==> flow/design.v <==
module ALU (result, read_data_1, read_data_2, shmat, opcode, functioncode);
	input [31:0] read_data_1;
	input [31:0] read_data_2;
	input [4:0] shmat;
	input [5:0] opcode;
	input [5:0] functioncode;
	output reg [31:0] result;
	always @(*)
		begin
		result = 32'b0;
		if(opcode==6'b001000)						 
			result=read_data_1+read_data_2;
		else if(opcode==6'b001001)					 
			result=read_data_1+read_data_2;
		else if(opcode==6'b001100)					 
			result=read_data_1&read_data_2;
		else if(opcode==6'b001101)					 
			result=read_data_1|read_data_2;
		else if(opcode==6'b001010)					 
			result=($signed(read_data_1)<$signed(read_data_2)) ? 32'b1 : 32'b0;
		else if(opcode==6'b001011)					 
			result=(read_data_1<read_data_2) ? 32'b1 : 32'b0;
		else if(opcode==6'b100100 |opcode==6'b100101 |opcode==6'b110000 | opcode==6'b100011  
		| opcode==6'b101000 | opcode==6'b111000 | opcode==6'b101001 | opcode==6'b101011)	 
			result=read_data_1+read_data_2;
		else if(opcode==6'b000000)					 
			begin
			if(functioncode==6'b100000)  
				result=read_data_1+read_data_2;
			else if(functioncode==6'b100001)  
				result=read_data_1+read_data_2;
			else if(functioncode==6'b100100)  
				result=read_data_1 & read_data_2;
			else if(functioncode==6'b100101)  
				result=read_data_1 | read_data_2;
			else if(functioncode==6'b100111)  
				result=~(read_data_1 | read_data_2);
			else if(functioncode==6'b000000)  
				result=read_data_2 << shmat;
			else if(functioncode==6'b101010)  
				result=($signed(read_data_1)<$signed(read_data_2)) ? 32'b1 : 32'b0;
			else if(functioncode==6'b101011)	 
				result=(read_data_1<read_data_2) ? 32'b1 : 32'b0;
			else if(functioncode==6'b000011)	 
				result= $signed(read_data_2) >>> shmat;
			else if(functioncode==6'b000010)  
				result= read_data_2 >> shmat;
			else if(functioncode==6'b100010)  
				result=read_data_1-read_data_2;
			else if(functioncode==6'b100011)  
				result= read_data_1-read_data_2;
			end
		end
endmodule
module mips_registers ( read_data_1, read_data_2, write_data, read_reg_1, read_reg_2, write_reg, signal_reg_write, clk );
	output [31:0] read_data_1, read_data_2;
	input [31:0] write_data;
	input [4:0] read_reg_1, read_reg_2, write_reg;
	input signal_reg_write, clk;
	reg [31:0] registers [31:1];
	always @(posedge clk)
		if (signal_reg_write && write_reg != 5'd0)
			registers[write_reg] <= write_data;
	assign read_data_1 = (read_reg_1 == 5'd0) ? 32'b0 : registers[read_reg_1];
	assign read_data_2 = (read_reg_2 == 5'd0) ? 32'b0 : registers[read_reg_2];
endmodule
module mips_core (
	input         clk,
	input         rst,
	output [31:0] imem_addr,
	input  [31:0] imem_rdata,
	output [31:0] dmem_addr,
	output [31:0] dmem_wdata,
	output [3:0]  dmem_wmask,
	output        dmem_we,
	input  [31:0] dmem_rdata,
	output        wb_en,
	output [4:0]  wb_reg,
	output [31:0] wb_data
);
reg [31:0] PC;
wire [31:0] instruction = imem_rdata;
wire [31:0] read_data_1;
wire [31:0] read_data_2;
wire [31:0] ALU_result;
reg [31:0] ALU_mux;
reg [4:0] REG_dst_mux;
reg [31:0] REG_write_mux;
reg [31:0] MEM_result;
reg write_reg_signal;
reg write_mem_signal;
reg [3:0] mem_mask;
reg [31:0] next_PC;
wire [5:0] opcode = instruction[31:26];
wire [4:0] rs = instruction[25:21];
wire [4:0] rt = instruction[20:16];
wire [4:0] rd = instruction[15:11];
wire [4:0] shmat = instruction[10:6];
wire [5:0] functioncode = instruction[5:0];
wire [15:0] imm = instruction[15:0];
wire [25:0] adress = instruction[25:0];
wire [31:0] PC_plus4 = PC + 32'd4;
wire [31:0] branchadress = {{14{imm[15]}}, imm, 2'b00};
wire [31:0] jumpadress = {PC[31:28], adress, 2'b00};
mips_registers regblock(read_data_1, read_data_2, REG_write_mux, rs, rt, REG_dst_mux, write_reg_signal, clk);
ALU ALUblock(ALU_result, read_data_1, ALU_mux, shmat, opcode, functioncode);
always @(*)
begin
	REG_dst_mux = rt;
	write_reg_signal = 1'b1;
	write_mem_signal = 1'b0;
	mem_mask = 4'b1111;
	ALU_mux = read_data_2;
	REG_write_mux = ALU_result;
	next_PC = PC_plus4;
	if (opcode==6'b100100)           
		MEM_result = {24'b0, dmem_rdata[7:0]};
	else if (opcode==6'b100101)      
		MEM_result = {16'b0, dmem_rdata[15:0]};
	else                             
		MEM_result = dmem_rdata;
	if (opcode==6'b000000)           
		begin
		REG_dst_mux = rd;
		if (functioncode==6'b001000)   
			begin
			write_reg_signal = 1'b0;
			next_PC = read_data_1;
			end
		end
	else                             
		begin
		if (opcode==6'b000011)         
			REG_dst_mux = 5'b11111;
		if (opcode==6'b101000 | opcode==6'b101001 | opcode==6'b111000 | opcode==6'b101011)  
			begin
			write_mem_signal = 1'b1;
			write_reg_signal = 1'b0;
			if (opcode==6'b101000)       
				mem_mask = 4'b0001;
			else if (opcode==6'b101001)  
				mem_mask = 4'b0011;
			end
		else if (opcode==6'b000100 | opcode==6'b000101 | opcode==6'b000010)  
			write_reg_signal = 1'b0;
		if (opcode!=6'b001100 && opcode!=6'b001101)
			ALU_mux = {{16{imm[15]}}, imm};
		else
			ALU_mux = {16'b0, imm};
		if (opcode==6'b000011)         
			REG_write_mux = PC + 32'd8;
		else if (opcode==6'b100011 | opcode==6'b100100 | opcode==6'b100101 | opcode==6'b110000)  
			REG_write_mux = MEM_result;
		else if (opcode==6'b001111)    
			REG_write_mux = {imm, 16'b0};
		if (opcode==6'b000100 && read_data_1==read_data_2)        
			next_PC = PC_plus4 + branchadress;
		else if (opcode==6'b000101 && read_data_1!=read_data_2)   
			next_PC = PC_plus4 + branchadress;
		else if (opcode==6'b000010 | opcode==6'b000011)          
			next_PC = jumpadress;
		end
end
always @(posedge clk)
	if (rst)
		PC <= 32'b0;
	else
		PC <= next_PC;
assign imem_addr  = PC;
assign dmem_addr  = ALU_result;
assign dmem_wdata = read_data_2;
assign dmem_wmask = mem_mask;
assign dmem_we    = write_mem_signal;
assign wb_en      = write_reg_signal && (REG_dst_mux != 5'd0);
assign wb_reg     = REG_dst_mux;
assign wb_data    = REG_write_mux;
endmodule
Memo
Re: synthesis data of mips_core

## Reports on mips_core

Tool output for the design above before and after an edit, in the order of the flow.
"before" refers to lines of the RTL above, "after" to lines of the edited file.
"difference" is "after" less "before", of the values as shown.
Library cell names are shortened.
Not given: -

| set-up | value |
|---|---|
| design top | mips_core |
| clock port | clk |
| library | sky130hd |
| timing corner | tt_025C_1v80 |

## The edit

Unified diff, file above to edited file.
A script made this edit. It changes what the design does and was not meant as an optimisation.

```diff
@@ -104,5 +104,5 @@
 wire [31:0] jumpadress = {PC[31:28], adress, 2'b00};
 mips_registers regblock(read_data_1, read_data_2, REG_write_mux, rs, rt, REG_dst_mux, write_reg_signal, clk);
-ALU ALUblock(ALU_result, read_data_1, ALU_mux, shmat, opcode, functioncode);
+assign ALU_result = read_data_1;
 always @(*)
 begin
```

## Elaborated design

Yosys after proc, flatten, opt, wreduce and memory -nomap, before mapping. Memory bits, and registers merged into a memory's read port (data or address), are not among the register bits. Print and check cells are not counted.
Memory sizes are those after Yosys's memory passes, which may raise the word count (mostly to a power of two), join words into wider ones and drop unused or constant bits.

Bit counts:

| element | before | after | difference |
|---|---|---|---|
| register bits after elaboration | 32 | 32 | 0 |
| bits in writable memories | 992 | 992 | 0 |
| memory cells | 1 | 1 | 0 |
| input port bits | 66 | 66 | 0 |
| output and inout port bits | 139 | 139 | 0 |
| cells after elaboration | 129 | 67 | -62 |

Operators by class:

| element | before | after | difference |
|---|---|---|---|
| add/subtract/negate cells | 5 | 3 | -2 |
| magnitude comparators | 2 | 0 | -2 |
| eq/ne operators | 36 | 17 | -19 |
| shift-type cells | 3 | 0 | -3 |
| muxes and demuxes | 52 | 28 | -24 |
| bitwise gates (word level) | 19 | 9 | -10 |
| reductions and logical operators | 9 | 7 | -2 |

Memory list:

| element | before | after |
|---|---|---|
| shape (words x width / read and write ports) | regblock.registers 31 x 32 bit 2R1W | regblock.registers 31 x 32 bit 2R1W |

Operators with widths:

| operator | before | after | difference |
|---|---|---|---|
| 32-bit 2-to-1 mux | 36 | 14 | -22 |
| 6-bit == test with constant B | 17 | 8 | -9 |
| 1-bit OR | 16 | 9 | -7 |
| 6-bit by 4-bit == test with 1-bit output with constant B | 8 | 2 | -6 |
| 1-bit 2-to-1 mux | 9 | 7 | -2 |
| 6-bit by 2-bit == test with 1-bit output with constant B | 4 | 2 | -2 |
| 32-bit less-than comparator | 2 | 0 | -2 |
| 6-bit by 4-bit inequality test with 1-bit output with constant B | 2 | 0 | -2 |
| 1-bit logical AND | 4 | 3 | -1 |
| 32-bit adder | 2 | 1 | -1 |
| 6-bit logical NOT | 2 | 1 | -1 |
| 32-bit bitwise AND | 1 | 0 | -1 |
| 32-bit inverter | 1 | 0 | -1 |
| 32-bit OR | 1 | 0 | -1 |
| 32-bit by 5-bit << shifter with 32-bit output | 1 | 0 | -1 |
| 32-bit by 5-bit >> shifter with 32-bit output | 1 | 0 | -1 |
| 32-bit by 5-bit >>> shifter with 32-bit output | 1 | 0 | -1 |
| 32-bit subtractor | 1 | 0 | -1 |
| 4-bit 2-to-1 mux | 4 | 4 | 0 |
| 5-bit 2-to-1 mux | 3 | 3 | 0 |
| 6-bit by 3-bit == test with 1-bit output with constant B | 2 | 2 | 0 |
| 5-bit logical NOT | 2 | 2 | 0 |
| 32-bit by 3-bit adder with 32-bit output with constant B | 1 | 1 | 0 |
| 32-bit by 4-bit adder with 32-bit output with constant B | 1 | 1 | 0 |
| 32-bit == test | 1 | 1 | 0 |
| 32-bit inequality test | 1 | 1 | 0 |
| 4-bit inequality test with constant B | 1 | 1 | 0 |
| 5-bit nonzero test | 1 | 1 | 0 |

## Depth

Yosys ltp: most cells in a row. Word level: on the elaborated netlist, between registers, memories and ports. Mapped: between sequential cells and ports; inverters and the memories' decode and read muxes count.

Depth:

| element | before | after | difference |
|---|---|---|---|
| depth after elaboration | 30 | 8 | -22 |
| ABC_AREA | 0 | 0 | - |
| depth in mapped cells | 28 | 21 | -7 |

## After synthesis

Source: synth_stat.txt of the flow (Yosys; design flattened, memories mapped). It holds for the ABC_AREA given above (unset counts as 0); a run with the other value may have another netlist.

Cell types:

| cell | before | after | difference |
|---|---|---|---|
| nor2_1 | 421 | 233 | -188 |
| mux2i_1 | 411 | 237 | -174 |
| a21oi_1 | 299 | 126 | -173 |
| o21ai_0 | 242 | 86 | -156 |
| nand2_1 | 320 | 169 | -151 |
| o22ai_1 | 182 | 31 | -151 |
| clkbuf_1 | 229 | 107 | -122 |
| mux4_2 | 287 | 398 | +111 |
| inv_1 | 135 | 42 | -93 |
| ha_1 | 127 | 37 | -90 |
| xnor2_1 | 102 | 49 | -53 |
| a211oi_1 | 100 | 50 | -50 |
| mux2_2 | 75 | 27 | -48 |
| o221ai_1 | 67 | 25 | -42 |
| nor3_1 | 72 | 32 | -40 |
| a31oi_1 | 56 | 16 | -40 |
| nand3_1 | 78 | 47 | -31 |
| buf_4 | 58 | 32 | -26 |

The list need not be complete.

Mapped netlist:

| element | before | after | difference |
|---|---|---|---|
| cell count | 5338 | 3393 | -1945 |
| chip area (Yosys) (um2) | 63483.4 | 52486.6 | -10996.8 |
| mapped flip-flops | 1024 | 1024 | 0 |
| buffers | 412 | 256 | -156 |

By module: a second synthesis without flattening, with its own total; a netlist apart from the flattened one above.

Second synthesis, totals:

| element | before | after | difference |
|---|---|---|---|
| cell total of the unflattened synthesis | 5089 | 3392 | -1697 |
| area (unflattened synthesis) (um2) | 62774.0 | 52111.2 | -10662.8 |

Rows give one instance, submodules left out.

Modules, before:

| module | instances | cells | area (um2) |
|---|---|---|---|
| mips_registers | 1 | 2601 | 46500.8 |
| ALU | 1 | 1541 | 9872.0 |
| mips_core | 1 | 947 | 6401.1 |

Modules, after:

| module | instances | cells | area (um2) |
|---|---|---|---|
| mips_registers | 1 | 2601 | 46498.3 |
| mips_core | 1 | 791 | 5612.9 |

## Timing after synthesis

OpenSTA on the mapped netlist: ideal clock, no wires. The path of least setup slack (recovery checks aside). Input and output delay are each 20% of the period. Register names are those of the netlist, which keeps one name where synthesis merged equal registers.

Timing path after synthesis:

| element | before | after | difference |
|---|---|---|---|
| kind | input-to-output | input-to-output | - |
| start point | input imem_rdata[30] | input imem_rdata[21] | - |
| end point | output wb_data[31] | output wb_data[4] | - |
| period (ps) | 12000 | 12000 | 0 |
| external input delay (ps) | 2400 | 2400 | 0 |
| external output delay (ps) | 2400 | 2400 | 0 |
| arrival (ps) | 8938 | 5554 | -3384 |
| required time (ps) | 9600 | 9600 | 0 |
| slack (ps) | 662 | 4046 | +3384 |
| path delay (ps) | 6538 | 3154 | -3384 |
| stages | 22 | 10 | -12 |
| path buffers | 8 | 5 | -3 |
| synthesis period reached (ps) | 11338 | 7954 | -3384 |

"path delay" is the arrival time less input delay plus setup time.
At an output port there is no setup time.
"stages": output pins that drive a net of the path, with the launching flip-flop's if there is one; two outputs of one cell count as two.
"synthesis period reached" is the clock period less the worst setup slack; recovery checks do not enter. This is arithmetic on one report: input and output delays are still those of the set period (20% each).
The rows between start and end are the longest chain of elaborated cells between them; the timing report does not say that the signal goes this way. Where chains are equally long, one stands for them.
Each line given opens the expression or statement behind the cell; cells for indexed reads and writes are added by Yosys, which also makes memories of some case tables.
The chain passes a memory read, where the word-level depth is cut; so it can be longer than that depth.

| between the ends, after synthesis, before | value |
|---|---|
| cells stage by stage | clkbuf_1 > nor3_1 > nand2_1 > clkbuf_1 > clkbuf_1 > clkbuf_1 > buf_1 > clkbuf_1 > buf_1 > a21oi_1 > ha_1 > clkbuf_1 > o21bai_1 > a21o_1 > a211oi_1 > a211oi_1 > o21ai_0 > a2111oi_0 > or4_1 > a21oi_1 > nor3_1 > o21ai_0 |
| cells in the longest elaborated chain | 29 |
| elaborated cells between the ends (all ways) | 66 |
| classes of those cells | add/sub (2); eq/ne (18); shift (3); mux (28); logic (13); reduce/logical (2) |

Ends and longest elaborated chain, after synthesis, before:

| element | RTL line | RTL |
|---|---|---|
| start: declaration | 71 | `input [31:0] imem_rdata,` |
| 6-bit by 4-bit inequality test with 1-bit output | 146 | `if (opcode!=6'b001100 && opcode!=6'b001101)` |
| 1-bit logical AND | 146 |  |
| 32-bit 2-to-1 mux | 146 |  |
| 32-bit 2-to-1 mux | 122 | `if (opcode==6'b000000)` |
| 32-bit subtractor | 51 | `result= read_data_1-read_data_2;` |
| 32-bit 2-to-1 mux | 50 | `else if(functioncode==6'b100011)` |
| 32-bit 2-to-1 mux | 48 | `else if(functioncode==6'b100010)` |
| [15 not listed] | - |  |
| 32-bit 2-to-1 mux | 15 | `else if(opcode==6'b001100)` |
| 32-bit 2-to-1 mux | 13 | `else if(opcode==6'b001001)` |
| 32-bit 2-to-1 mux | 11 | `if(opcode==6'b001000)` |
| 32-bit 2-to-1 mux | 154 | `else if (opcode==6'b001111)` |
| 32-bit 2-to-1 mux | 152 | `else if (opcode==6'b100011 \| opcode==6'b100100 \| opcode==6'b100101 \| opcode==6'b110000)` |
| 32-bit 2-to-1 mux | 150 | `if (opcode==6'b000011)` |
| 32-bit 2-to-1 mux | 122 |  |
| end: declaration | 79 | `output [31:0] wb_data` |

| between the ends, after synthesis, after | value |
|---|---|
| cells stage by stage | buf_4 > buf_4 > buf_4 > buf_4 > buf_4 > nor3_1 > o21ai_0 > a32oi_1 > or2_2 > o21ai_0 |
| cells in the longest elaborated chain | 6 |
| elaborated cells between the ends (all ways) | 7 |
| classes of those cells | mux (5); reduce/logical (1); memory (1) |

Ends and longest elaborated chain, after synthesis, after:

| element | RTL line | RTL |
|---|---|---|
| start: declaration | 71 | `input [31:0] imem_rdata,` |
| memory 31 x 32 bit | 60 | `reg [31:0] registers [31:1];` |
| 32-bit 2-to-1 mux | 64 | `assign read_data_1 = (read_reg_1 == 5'd0) ? 32'b0 : registers[read_reg_1];` |
| 32-bit 2-to-1 mux | 154 | `else if (opcode==6'b001111)` |
| 32-bit 2-to-1 mux | 152 | `else if (opcode==6'b100011 \| opcode==6'b100100 \| opcode==6'b100101 \| opcode==6'b110000)` |
| 32-bit 2-to-1 mux | 150 | `if (opcode==6'b000011)` |
| 32-bit 2-to-1 mux | 122 | `if (opcode==6'b000000)` |
| end: declaration | 79 | `output [31:0] wb_data` |

## Timing after layout

Path of least setup slack in the final report of each run of pair A (OpenROAD, finished layout, wires in). Where an end is a register, its clock arrival counts in the times.
The path's times are printed in steps of 10 ps; the period is the one set.

Timing path post-layout:

| element | before | after | difference |
|---|---|---|---|
| kind | input-to-output | input-to-output | - |
| start point | input imem_rdata[19] | input imem_rdata[21] | - |
| end point | output wb_data[0] | output wb_data[17] | - |
| period (ps) | 12000 | 12000 | 0 |
| external input delay (ps) | 2400 | 2400 | 0 |
| external output delay (ps) | 2400 | 2400 | 0 |
| arrival (ps) | 9280 | 7290 | -1990 |
| required time (ps) | 9600 | 9600 | 0 |
| slack (ps) | 320 | 2310 | +1990 |
| stages | 24 | 11 | -13 |
| path buffers | 6 | 4 | -2 |

The rows between start and end are the longest chain of elaborated cells between them; the timing report does not say that the signal goes this way. Where chains are equally long, one stands for them.
The chain passes a memory read, where the word-level depth is cut; so it can be longer than that depth.

| between the ends, post-layout, before | value |
|---|---|
| cells stage by stage | clkbuf_4 > buf_4 > nor3b_2 > buf_4 > a221o_1 > a211oi_1 > a211oi_2 > a21boi_1 > ha_1 > clkinv_1 > a21oi_1 > a31oi_1 > o21a_1 > a211oi_1 > buf_4 > o211ai_1 > nand3_1 > a21o_1 > a21oi_1 > a2111oi_0 > o31a_1 > a21o_1 > buf_12 > clkdlybuf4s50_1 |
| cells in the longest elaborated chain | 28 |
| elaborated cells between the ends (all ways) | 40 |
| classes of those cells | add/sub (2); compare (2); shift (3); mux (28); logic (3); reduce/logical (1); memory (1) |

Ends and longest elaborated chain, post-layout, before:

| element | RTL line | RTL |
|---|---|---|
| start: declaration | 71 | `input [31:0] imem_rdata,` |
| memory 31 x 32 bit | 60 | `reg [31:0] registers [31:1];` |
| 32-bit 2-to-1 mux | 65 | `assign read_data_2 = (read_reg_2 == 5'd0) ? 32'b0 : registers[read_reg_2];` |
| 32-bit 2-to-1 mux | 122 | `if (opcode==6'b000000)` |
| 32-bit subtractor | 51 | `result= read_data_1-read_data_2;` |
| 32-bit 2-to-1 mux | 50 | `else if(functioncode==6'b100011)` |
| 32-bit 2-to-1 mux | 48 | `else if(functioncode==6'b100010)` |
| 32-bit 2-to-1 mux | 46 | `else if(functioncode==6'b000010)` |
| [14 not listed] | - |  |
| 32-bit 2-to-1 mux | 15 | `else if(opcode==6'b001100)` |
| 32-bit 2-to-1 mux | 13 | `else if(opcode==6'b001001)` |
| 32-bit 2-to-1 mux | 11 | `if(opcode==6'b001000)` |
| 32-bit 2-to-1 mux | 154 | `else if (opcode==6'b001111)` |
| 32-bit 2-to-1 mux | 152 | `else if (opcode==6'b100011 \| opcode==6'b100100 \| opcode==6'b100101 \| opcode==6'b110000)` |
| 32-bit 2-to-1 mux | 150 | `if (opcode==6'b000011)` |
| 32-bit 2-to-1 mux | 122 |  |
| end: declaration | 79 | `output [31:0] wb_data` |

| between the ends, post-layout, after | value |
|---|---|
| cells stage by stage | buf_8 > buf_4 > inv_1 > o21ai_0 > mux4_2 > mux2i_1 > inv_1 > a222oi_1 > o21ai_2 > buf_4 > clkdlybuf4s50_1 |
| cells in the longest elaborated chain | 6 |
| elaborated cells between the ends (all ways) | 7 |
| classes of those cells | mux (5); reduce/logical (1); memory (1) |

Ends and longest elaborated chain, post-layout, after:

| element | RTL line | RTL |
|---|---|---|
| start: declaration | 71 | `input [31:0] imem_rdata,` |
| memory 31 x 32 bit | 60 | `reg [31:0] registers [31:1];` |
| 32-bit 2-to-1 mux | 64 | `assign read_data_1 = (read_reg_1 == 5'd0) ? 32'b0 : registers[read_reg_1];` |
| 32-bit 2-to-1 mux | 154 | `else if (opcode==6'b001111)` |
| 32-bit 2-to-1 mux | 152 | `else if (opcode==6'b100011 \| opcode==6'b100100 \| opcode==6'b100101 \| opcode==6'b110000)` |
| 32-bit 2-to-1 mux | 150 | `if (opcode==6'b000011)` |
| 32-bit 2-to-1 mux | 122 | `if (opcode==6'b000000)` |
| end: declaration | 79 | `output [31:0] wb_data` |

## Measured runs

Runs of the flow (Yosys, OpenROAD) on both versions; the two runs of a pair have the same settings. The constraints put input and output delay at 20% of the set period each and load the outputs with 0.01 pF.

| flow settings, pair A | value |
|---|---|
| CORE_UTILIZATION | 40 |
| PLACE_DENSITY | 0.6 |
| SETUP_SLACK_MARGIN | 0.2 |
| period_ns | 12.0 |
| CAP_MARGIN | 20 |
| CORE_MARGIN | 2 |
| SLEW_MARGIN | 20 |

Measured results, pair A:

| element | before | after | difference |
|---|---|---|---|
| post-synthesis cell area (um2) | 63483.4 | 52486.6 | -10996.8 |
| total die area (um2) | 161910.0 | 134132.0 | -27778.0 |
| standard-cell area after layout (um2) | 74607.8 | 60702.0 | -13905.8 |
| post-route utilization (%) | 47.2 | 46.8 | -0.4 |
| worst setup slack after layout (ps) | 318 | 2312 | +1994 |
| summed negative setup slack (ps) | 0 | 0 | 0 |
| worst hold slack after layout (ps) | 557 | 554 | -3 |
| total power after layout (uW) | 9455 | 8925 | -530 |
| clock period reached (ps) | 11682 | 9688 | -1994 |

| flow settings, pair B | value |
|---|---|
| CELL_PAD_IN_SITES_DETAIL_PLACEMENT | 0 |
| CORE_ASPECT_RATIO | 0.96 |
| CORE_UTILIZATION | 36 |
| CTS_CLUSTER_SIZE | 69 |
| GPL_TIMING_DRIVEN | 1 |
| HOLD_SLACK_MARGIN | 0.02 |
| MIN_ROUTING_LAYER | met1 |
| SLEW_MARGIN | 0 |
| period_ns | 6.92 |
| CAP_MARGIN | 20 |
| CORE_MARGIN | 2 |

Measured results, pair B:

| element | before | after | difference |
|---|---|---|---|
| post-synthesis cell area (um2) | 63483.4 | 52486.6 | -10996.8 |
| total die area (um2) | 179717.0 | 148868.0 | -30849.0 |
| standard-cell area after layout (um2) | 88839.0 | 61988.2 | -26850.8 |
| post-route utilization (%) | 50.5 | 42.7 | -7.8 |
| worst setup slack after layout (ps) | -1162 | 290 | +1452 |
| summed negative setup slack (ps) | -47017 | 0 | +47017 |
| worst hold slack after layout (ps) | 567 | 555 | -12 |
| total power after layout (uW) | 18153 | 15218 | -2935 |
| clock period reached (ps) | 8082 | 6630 | -1452 |

By "clock period reached" is meant the clock period of the run minus its worst setup slack. This is arithmetic on one report: input and output delays are still those of the set period (20% each).
"total power after layout" rests on the timing tool's default activity at the inputs, not on a simulated workload.
